==> flow/design.v <==
module ieee754multiplier (
    input logic clk, rst_n,
    input logic [31:0] a_i,
    input logic [31:0] b_i,
    input logic start_i,
    output logic done_o,
    output logic nan_o,
    output logic inifinit_o,
    output logic overflow_o,
    output logic underflow_o,
    output logic [31:0] product_o
);
typedef enum logic[1:0] {
    INITIAL_STATE = 2'b00,
    MULTIPLY_STEP = 2'b01,
    RESULT_VERIFICATION_STEP = 2'b10,
    DONE = 2'b11
} MULTIPLIER_FSM_STATE;
MULTIPLIER_FSM_STATE current_state;
logic [31:0] a_r, b_r;  
logic signal_a, signal_b;
logic [7:0] exponent_a, exponent_b;
logic [23:0] mantissa_a, mantissa_b;  
logic [47:0] mantissa_temp;
logic [9:0] exponent_temp;
logic [31:0] product_r;      
logic [1:0]  exponent_hi_r;  
always_comb begin : MULTIPLIER_COMB_BLOCK
    signal_a = a_r[31];  
    signal_b = b_r[31];  
    exponent_a = a_r[30:23];  
    exponent_b = b_r[30:23];  
    mantissa_a[23] = 1;
    mantissa_a[22:0] = a_r[22:0];   
    mantissa_b[23] = 1;
    mantissa_b[22:0] = b_r[22:0];   
    if (mantissa_a[22-:23] == 0 || mantissa_b[22-:23] == 0) begin  
        mantissa_temp = 0;  
        exponent_temp = 0;  
    end else begin
        mantissa_temp = mantissa_a * mantissa_b;  
        exponent_temp = exponent_a + exponent_b - 127;  
        if (mantissa_temp[47] == 1) begin  
            mantissa_temp = mantissa_temp >> 1;  
            exponent_temp = exponent_temp + 1;  
        end
    end
end
always_ff @(posedge clk, negedge rst_n) begin : MULTIPLIER_FF_BLOCK
    if(!rst_n) begin
        current_state <= INITIAL_STATE;
        a_r <= 32'b0;
        b_r <= 32'b0;
        product_r <= 32'b0;
        exponent_hi_r <= 2'b0;
        done_o <= 1'b0;
        nan_o <= 1'b0;
        inifinit_o <= 1'b0;
        overflow_o <= 1'b0;
        underflow_o <= 1'b0;
        product_o <= 32'b0;
    end else begin
        case (current_state)
            INITIAL_STATE, DONE: begin
                done_o <= 1'b0;
                if (start_i) begin
                    a_r <= a_i;
                    b_r <= b_i;
                    current_state <= MULTIPLY_STEP;
                end else begin
                    current_state <= INITIAL_STATE;
                end
            end
            MULTIPLY_STEP: begin
                product_r[31] <= signal_a ^ signal_b;  
                product_r[30:23] <= exponent_temp[7:0];  
                product_r[22:0] <= mantissa_temp[45:23];  
                exponent_hi_r <= exponent_temp[9:8];
                current_state <= RESULT_VERIFICATION_STEP;
            end
            RESULT_VERIFICATION_STEP: begin
                nan_o <= 1'b0;
                inifinit_o <= 1'b0;
                overflow_o <= 1'b0;
                underflow_o <= 1'b0;
                product_o <= product_r;
                if (product_r[30:23] == 8'hFF && product_r[22:0] != 23'b00) begin
                    nan_o <= 1'b1;
                    product_o <= 32'b00;
                end else if (product_r[30:23] == 8'b11111111 && product_r[22:0] == 23'b0) begin
                    inifinit_o <= 1'b1;
                end else if (exponent_hi_r[0] == 1'b1 || exponent_hi_r[1] == 1'b1) begin
                    overflow_o <= 1'b1;
                    product_o <= 32'h7FFFFFFF;
                end else if (product_r[30:23] == 8'b00000000) begin
                    underflow_o <= 1'b1;
                    product_o <= 32'b00;
                end
                done_o <= 1'b1;
                current_state <= DONE;
            end
        endcase
    end
end
endmodule
## Step by step through the tools: ieee754multiplier

The steps from the RTL of ieee754multiplier to its reports follow in flow order.
Lines are those of the file above, counted from 1.
Operators carry their Yosys type and port widths (W data, S select, Z words).
Cell names lack the library's common part.
The mark n/a stands for no value.

- Design top: ieee754multiplier
- Clock port: clk
- Cell library: sky130hd
- Library corner: tt_025C_1v80

## After elaboration

Source: Yosys, flattened and elaborated, memories not mapped. Widths are those after wreduce. Registers that Yosys merges into a memory's read port (data or address) are not register bits. Print and check cells do not count. Equal cells are merged and count once.

- Register bits: 137
- Bits of input ports: 67
- Output and inout bits: 37

- Add/sub/neg operators: 3
- $mul: 1
- Equality and inequality tests: 4
- Muxes and demuxes: 21
- Bitwise logic cells: 1
- Reductions and logical operators: 13

Operators with widths:

| kind | count |
|---|---|
| $mul A24 B24 Y48 | 1 |
| $mux W32 | 4 |
| $mux W46 | 2 |
| $logic_not A23 Y1 | 3 |
| $reduce_bool A23 Y1 | 1 |
| $mux W10 | 2 |
| $mux W1 | 11 |
| $add A10 B1 Y10 const B | 1 |
| $sub A9 B7 Y10 const B | 1 |
| $add A8 B8 Y9 | 1 |
| $eq A8 B8 Y1 const B | 1 |
| $logic_not A8 Y1 | 1 |
| $pmux W2 S3 | 1 |
| $eq A2 B2 Y1 const B | 2 |
| $logic_and A1 B1 Y1 | 2 |
| $logic_or A1 B1 Y1 | 2 |
| $eq A2 B1 Y1 const B | 1 |
| $logic_not A2 Y1 | 1 |
| $reduce_and A2 Y1 | 1 |
| $reduce_bool A2 Y1 | 1 |
| $reduce_or A2 Y1 | 1 |
| $pmux W1 S2 | 1 |
| $xor A1 B1 Y1 | 1 |

## Depth

Longest topological path by Yosys (ltp), each cell counted once; first at word level (registers and memories cut), then after technology mapping (sequential cells cut; the memories' decode and read muxes count).

- Depth after elaboration: 5
- ABC_AREA: 0
- Gate-level depth with buffers: 29
- Gate-level depth less buffers: 25

## Netlist

Yosys stat after the flow's synthesis: flattened, memories mapped to cells. It holds for the ABC_AREA given above (unset counts as 0); a run with the other value may have another netlist.
The area totals of this step are shown rounded.

Cells by type:

| cell type | count |
|---|---|
| fa_1 | 482 |
| dfrtp_1 | 138 |
| inv_1 | 661 |
| ha_1 | 185 |
| and2_1 | 237 |
| nand2_1 | 313 |
| mux2_2 | 65 |
| clkbuf_1 | 114 |
| nor2_1 | 105 |
| o22ai_1 | 56 |
| a21oi_1 | 46 |
| xnor2_1 | 25 |
| mux2i_1 | 15 |
| o21ai_0 | 30 |
| nor4_1 | 21 |
| xor2_1 | 13 |
| o221ai_1 | 11 |
| nor3_1 | 19 |

Not listed: further types 48, cells in them 156.

- Mapped cells: 2,692
- Synthesis area: 0.0248 mm^2
- Sequential area: 0.00348 mm^2
- Flip-flops: 139

## Timing after synthesis

Path of least setup slack by OpenSTA after synthesis, without wires, with an ideal clock, recovery checks aside; 20% of the period is set as input and as output delay. Where synthesis merged equal registers, the netlist keeps one of their names.

- Kind: reg2reg
- Start point: register b_r[3]
- End point: register (name not given)
- Period: 9,000 ps
- Arrival: 6,910 ps
- Data required time: 8,908 ps
- Setup slack: 1,997 ps
- Path delay: 7,002 ps
- Stages on the path: 28
- Period reached after synthesis: 7,003 ps

"path delay" is the arrival time less input delay plus setup time.
"stages on the path" counts driving pins, that of a launching flip-flop among them; a cell with two outputs on the path counts twice.
"period reached after synthesis" is the clock period less the worst setup slack; recovery checks do not enter. This is arithmetic on one report: input and output delays are still those of the set period (20% each).
Between the ends stands the longest chain of elaborated cells between them, by number of cells; it is not shown to be the way that was timed. Of several equally long chains one is given.
A line is the first line of the expression or statement that the cell stems from. Yosys adds cells for indexed reads and writes and turns some case tables into memories.

- Cells stage by stage: dfrtp_1 clkbuf_1 clkbuf_1 nand2_1 fa_1 inv_1 fa_1 inv_1 fa_1 inv_1 fa_1 inv_1 fa_1 inv_1 fa_1 inv_1 fa_1 inv_1 ha_1 nand4_2 nor4_2 o311ai_1 a21oi_2 o21ai_2 o31a_1 or3_1 a211o_1 o221ai_1
- Cells in the longest elaborated chain: 3

Ends and longest elaborated chain, post-synthesis:

| item | RTL line | source |
|---|---|---|
| from (decl) | 20 | `logic [31:0] a_r, b_r;` |
| from (assign) | 53 | `b_r <= 32'b0;` |
| from (assign) | 68 | `b_r <= b_i;` |
| $mul A24 B24 Y48 | 41 | `mantissa_temp = mantissa_a * mantissa_b;` |
| $mux W46 | 43 | `if (mantissa_temp[47] == 1) begin` |
| $mux W46 | 37 | `if (mantissa_a[22-:23] == 0 \|\| mantissa_b[22-:23] == 0) begin` |
| to (assign) | 54 |  |
| to (assign) | 77 |  |
| to (decl) | 26 |  |

## Path in the finished layout

Path of least setup slack in the final report of record 1 (OpenROAD, finished layout, wires in). Where an end is a register, its clock arrival counts in the times.
The report prints the path's times to 10 ps; the period is as set.

- Kind: reg2reg
- Start point: register a_r[9]
- End point: register (name not given)
- Period: 9,790 ps
- Arrival: 8,390 ps
- Data required time: 10,100 ps
- Setup slack: 1,710 ps
- Stages on the path: 25

Between the ends stands the longest chain of elaborated cells between them, by number of cells; it is not shown to be the way that was timed. Of several equally long chains one is given.

- Cells stage by stage: dfrtp_1 buf_4 nand2_1 fa_1 fa_1 inv_1 fa_1 inv_1 fa_1 inv_1 fa_1 fa_1 inv_1 fa_1 inv_1 ha_1 nand4_2 nor4_1 o2111ai_1 nand4_1 a41o_1 a22o_2 buf_4 mux2i_1 o22ai_1
- Cells in the longest elaborated chain: 3

Ends and longest elaborated chain, post-layout:

| item | RTL line | source |
|---|---|---|
| from (decl) | 20 | `logic [31:0] a_r, b_r;` |
| from (assign) | 52 | `a_r <= 32'b0;` |
| from (assign) | 67 | `a_r <= a_i;` |
| $mul A24 B24 Y48 | 41 | `mantissa_temp = mantissa_a * mantissa_b;` |
| $mux W46 | 43 | `if (mantissa_temp[47] == 1) begin` |
| $mux W46 | 37 | `if (mantissa_a[22-:23] == 0 \|\| mantissa_b[22-:23] == 0) begin` |
| to (assign) | 54 |  |
| to (assign) | 77 |  |
| to (decl) | 26 |  |

Subject: flow runs of ieee754multiplier

Hi,

Measured results for ieee754multiplier: 4 stored runs of the Yosys and OpenROAD flow on sky130hd. The settings differ; the order carries no meaning. The constraints put input and output delay at 20% of the set period each and load the outputs with 0.01 pF.
By "time on the worst setup path" is meant the share of the clock period that the worst setup path is allowed (20% is reserved at inputs, 20% at outputs), minus its slack. Clock arrival times at its registers enter into it.
"time on the worst setup path" is given in steps of 10 ps.
Measured values are rounded.

### Record 1

==> flow/run.sh <==
#!/bin/bash
# the make line also repeats the synthesis and layout settings of config.mk as NAME=value (left out here)
make -C /OpenROAD-flow-scripts/flow DESIGN_CONFIG=/design/flow/config.mk WORK_HOME=/design/flow/orfs CLKGATE_MAP_FILE= finish
==> flow/config.mk <==
export PLATFORM = sky130hd
export DESIGN_NAME = ieee754multiplier
export DESIGN_NICKNAME = ieee754multiplier
export VERILOG_FILES = /design/flow/design.v
export SDC_FILE = /design/flow/constraint.sdc
export NUM_CORES = 4
export LEC_CHECK = 0
export CAP_MARGIN = 40
export CELL_PAD_IN_SITES_DETAIL_PLACEMENT = 0
export CORE_ASPECT_RATIO = 0.93
export CORE_MARGIN = 2
export CORE_UTILIZATION = 32
export CTS_CLUSTER_DIAMETER = 308
export CTS_CLUSTER_SIZE = 14
export GPL_TIMING_DRIVEN = 1
export MAX_ROUTING_LAYER = met5
export PLACE_DENSITY = 0.48
export SETUP_SLACK_MARGIN = 1.16
export SLEW_MARGIN = 25
==> flow/constraint.sdc <==
create_clock -name core_clock -period 9.79 [get_ports {clk}]
set_input_delay 1.9580 -clock core_clock [delete_from_list [all_inputs] [get_ports {clk}]]
set_output_delay 1.9580 -clock core_clock [all_outputs]
set_load 0.01 [all_outputs]

Results of record 1:
- Cell area after synthesis: 0.0248 mm^2
- Die outline area: 0.0796 mm^2
- Standard-cell area of the final layout: 0.0277 mm^2
- Setup slack of the worst path: 1,710 ps
- Setup total negative slack: 0 ps
- Worst hold slack: 475 ps
- Time on the worst setup path: 8,080 ps
- Kind of the worst setup path: reg2reg

### Record 2

==> flow/run.sh <==
#!/bin/bash
# the make line also repeats the synthesis and layout settings of config.mk as NAME=value (left out here)
make -C /OpenROAD-flow-scripts/flow DESIGN_CONFIG=/design/flow/config.mk WORK_HOME=/design/flow/orfs CLKGATE_MAP_FILE= finish
==> flow/config.mk <==
export PLATFORM = sky130hd
export DESIGN_NAME = ieee754multiplier
export DESIGN_NICKNAME = ieee754multiplier
export VERILOG_FILES = /design/flow/design.v
export SDC_FILE = /design/flow/constraint.sdc
export NUM_CORES = 4
export LEC_CHECK = 0
export ABC_AREA = 1
export CAP_MARGIN = 40
export CELL_PAD_IN_SITES_DETAIL_PLACEMENT = 2
export CELL_PAD_IN_SITES_GLOBAL_PLACEMENT = 2
export CORE_ASPECT_RATIO = 1.26
export CORE_MARGIN = 10
export CORE_UTILIZATION = 65
export CTS_CLUSTER_DIAMETER = 88
export CTS_CLUSTER_SIZE = 69
export GPL_ROUTABILITY_DRIVEN = 0
export GPL_TIMING_DRIVEN = 1
export HOLD_SLACK_MARGIN = 0.18
export MAX_ROUTING_LAYER = met4
export PLACE_DENSITY_LB_ADDON = 0.17
export SETUP_SLACK_MARGIN = 1.16
export SLEW_MARGIN = 10
export TNS_END_PERCENT = 55
==> flow/constraint.sdc <==
create_clock -name core_clock -period 8.62 [get_ports {clk}]
set_input_delay 1.7240 -clock core_clock [delete_from_list [all_inputs] [get_ports {clk}]]
set_output_delay 1.7240 -clock core_clock [all_outputs]
set_load 0.01 [all_outputs]

Outcome of record 2: not finished: placement ended with error FLW-0024

### Record 3

==> flow/run.sh <==
#!/bin/bash
# the make line also repeats the synthesis and layout settings of config.mk as NAME=value (left out here)
make -C /OpenROAD-flow-scripts/flow DESIGN_CONFIG=/design/flow/config.mk WORK_HOME=/design/flow/orfs CLKGATE_MAP_FILE= finish
==> flow/config.mk <==
export PLATFORM = sky130hd
export DESIGN_NAME = ieee754multiplier
export DESIGN_NICKNAME = ieee754multiplier
export VERILOG_FILES = /design/flow/design.v
export SDC_FILE = /design/flow/constraint.sdc
export NUM_CORES = 4
export LEC_CHECK = 0
export CAP_MARGIN = 40
export CELL_PAD_IN_SITES_DETAIL_PLACEMENT = 2
export CORE_ASPECT_RATIO = 0.93
export CORE_MARGIN = 6
export CORE_UTILIZATION = 32
export CTS_CLUSTER_DIAMETER = 308
export CTS_CLUSTER_SIZE = 69
export GPL_TIMING_DRIVEN = 1
export MAX_ROUTING_LAYER = met4
export PLACE_DENSITY = 0.48
export SETUP_SLACK_MARGIN = 1.16
export SLEW_MARGIN = 10
==> flow/constraint.sdc <==
create_clock -name core_clock -period 8.62 [get_ports {clk}]
set_input_delay 1.7240 -clock core_clock [delete_from_list [all_inputs] [get_ports {clk}]]
set_output_delay 1.7240 -clock core_clock [all_outputs]
set_load 0.01 [all_outputs]

Results of record 3:
- Cell area after synthesis: 0.0248 mm^2
- Die outline area: 0.0842 mm^2
- Standard-cell area of the final layout: 0.0292 mm^2
- Setup slack of the worst path: 1,220 ps
- Setup total negative slack: 0 ps
- Worst hold slack: 489 ps
- Time on the worst setup path: 7,400 ps
- Kind of the worst setup path: reg2reg

### Record 4

==> flow/run.sh <==
#!/bin/bash
# the make line also repeats the synthesis and layout settings of config.mk as NAME=value (left out here)
make -C /OpenROAD-flow-scripts/flow DESIGN_CONFIG=/design/flow/config.mk WORK_HOME=/design/flow/orfs CLKGATE_MAP_FILE= finish
==> flow/config.mk <==
export PLATFORM = sky130hd
export DESIGN_NAME = ieee754multiplier
export DESIGN_NICKNAME = ieee754multiplier
export VERILOG_FILES = /design/flow/design.v
export SDC_FILE = /design/flow/constraint.sdc
export NUM_CORES = 4
export LEC_CHECK = 0
export CAP_MARGIN = 20
export CELL_PAD_IN_SITES_DETAIL_PLACEMENT = 2
export CELL_PAD_IN_SITES_GLOBAL_PLACEMENT = 3
export CORE_MARGIN = 2
export CORE_UTILIZATION = 50
export CTS_CLUSTER_DIAMETER = 92
export CTS_CLUSTER_SIZE = 77
export GPL_ROUTABILITY_DRIVEN = 1
export GPL_TIMING_DRIVEN = 0
export SLEW_MARGIN = 20
==> flow/constraint.sdc <==
create_clock -name core_clock -period 12.3 [get_ports {clk}]
set_input_delay 2.4600 -clock core_clock [delete_from_list [all_inputs] [get_ports {clk}]]
set_output_delay 2.4600 -clock core_clock [all_outputs]
set_load 0.01 [all_outputs]

Outcome of record 4: not finished: placement ended with error GPL-0301

Regards
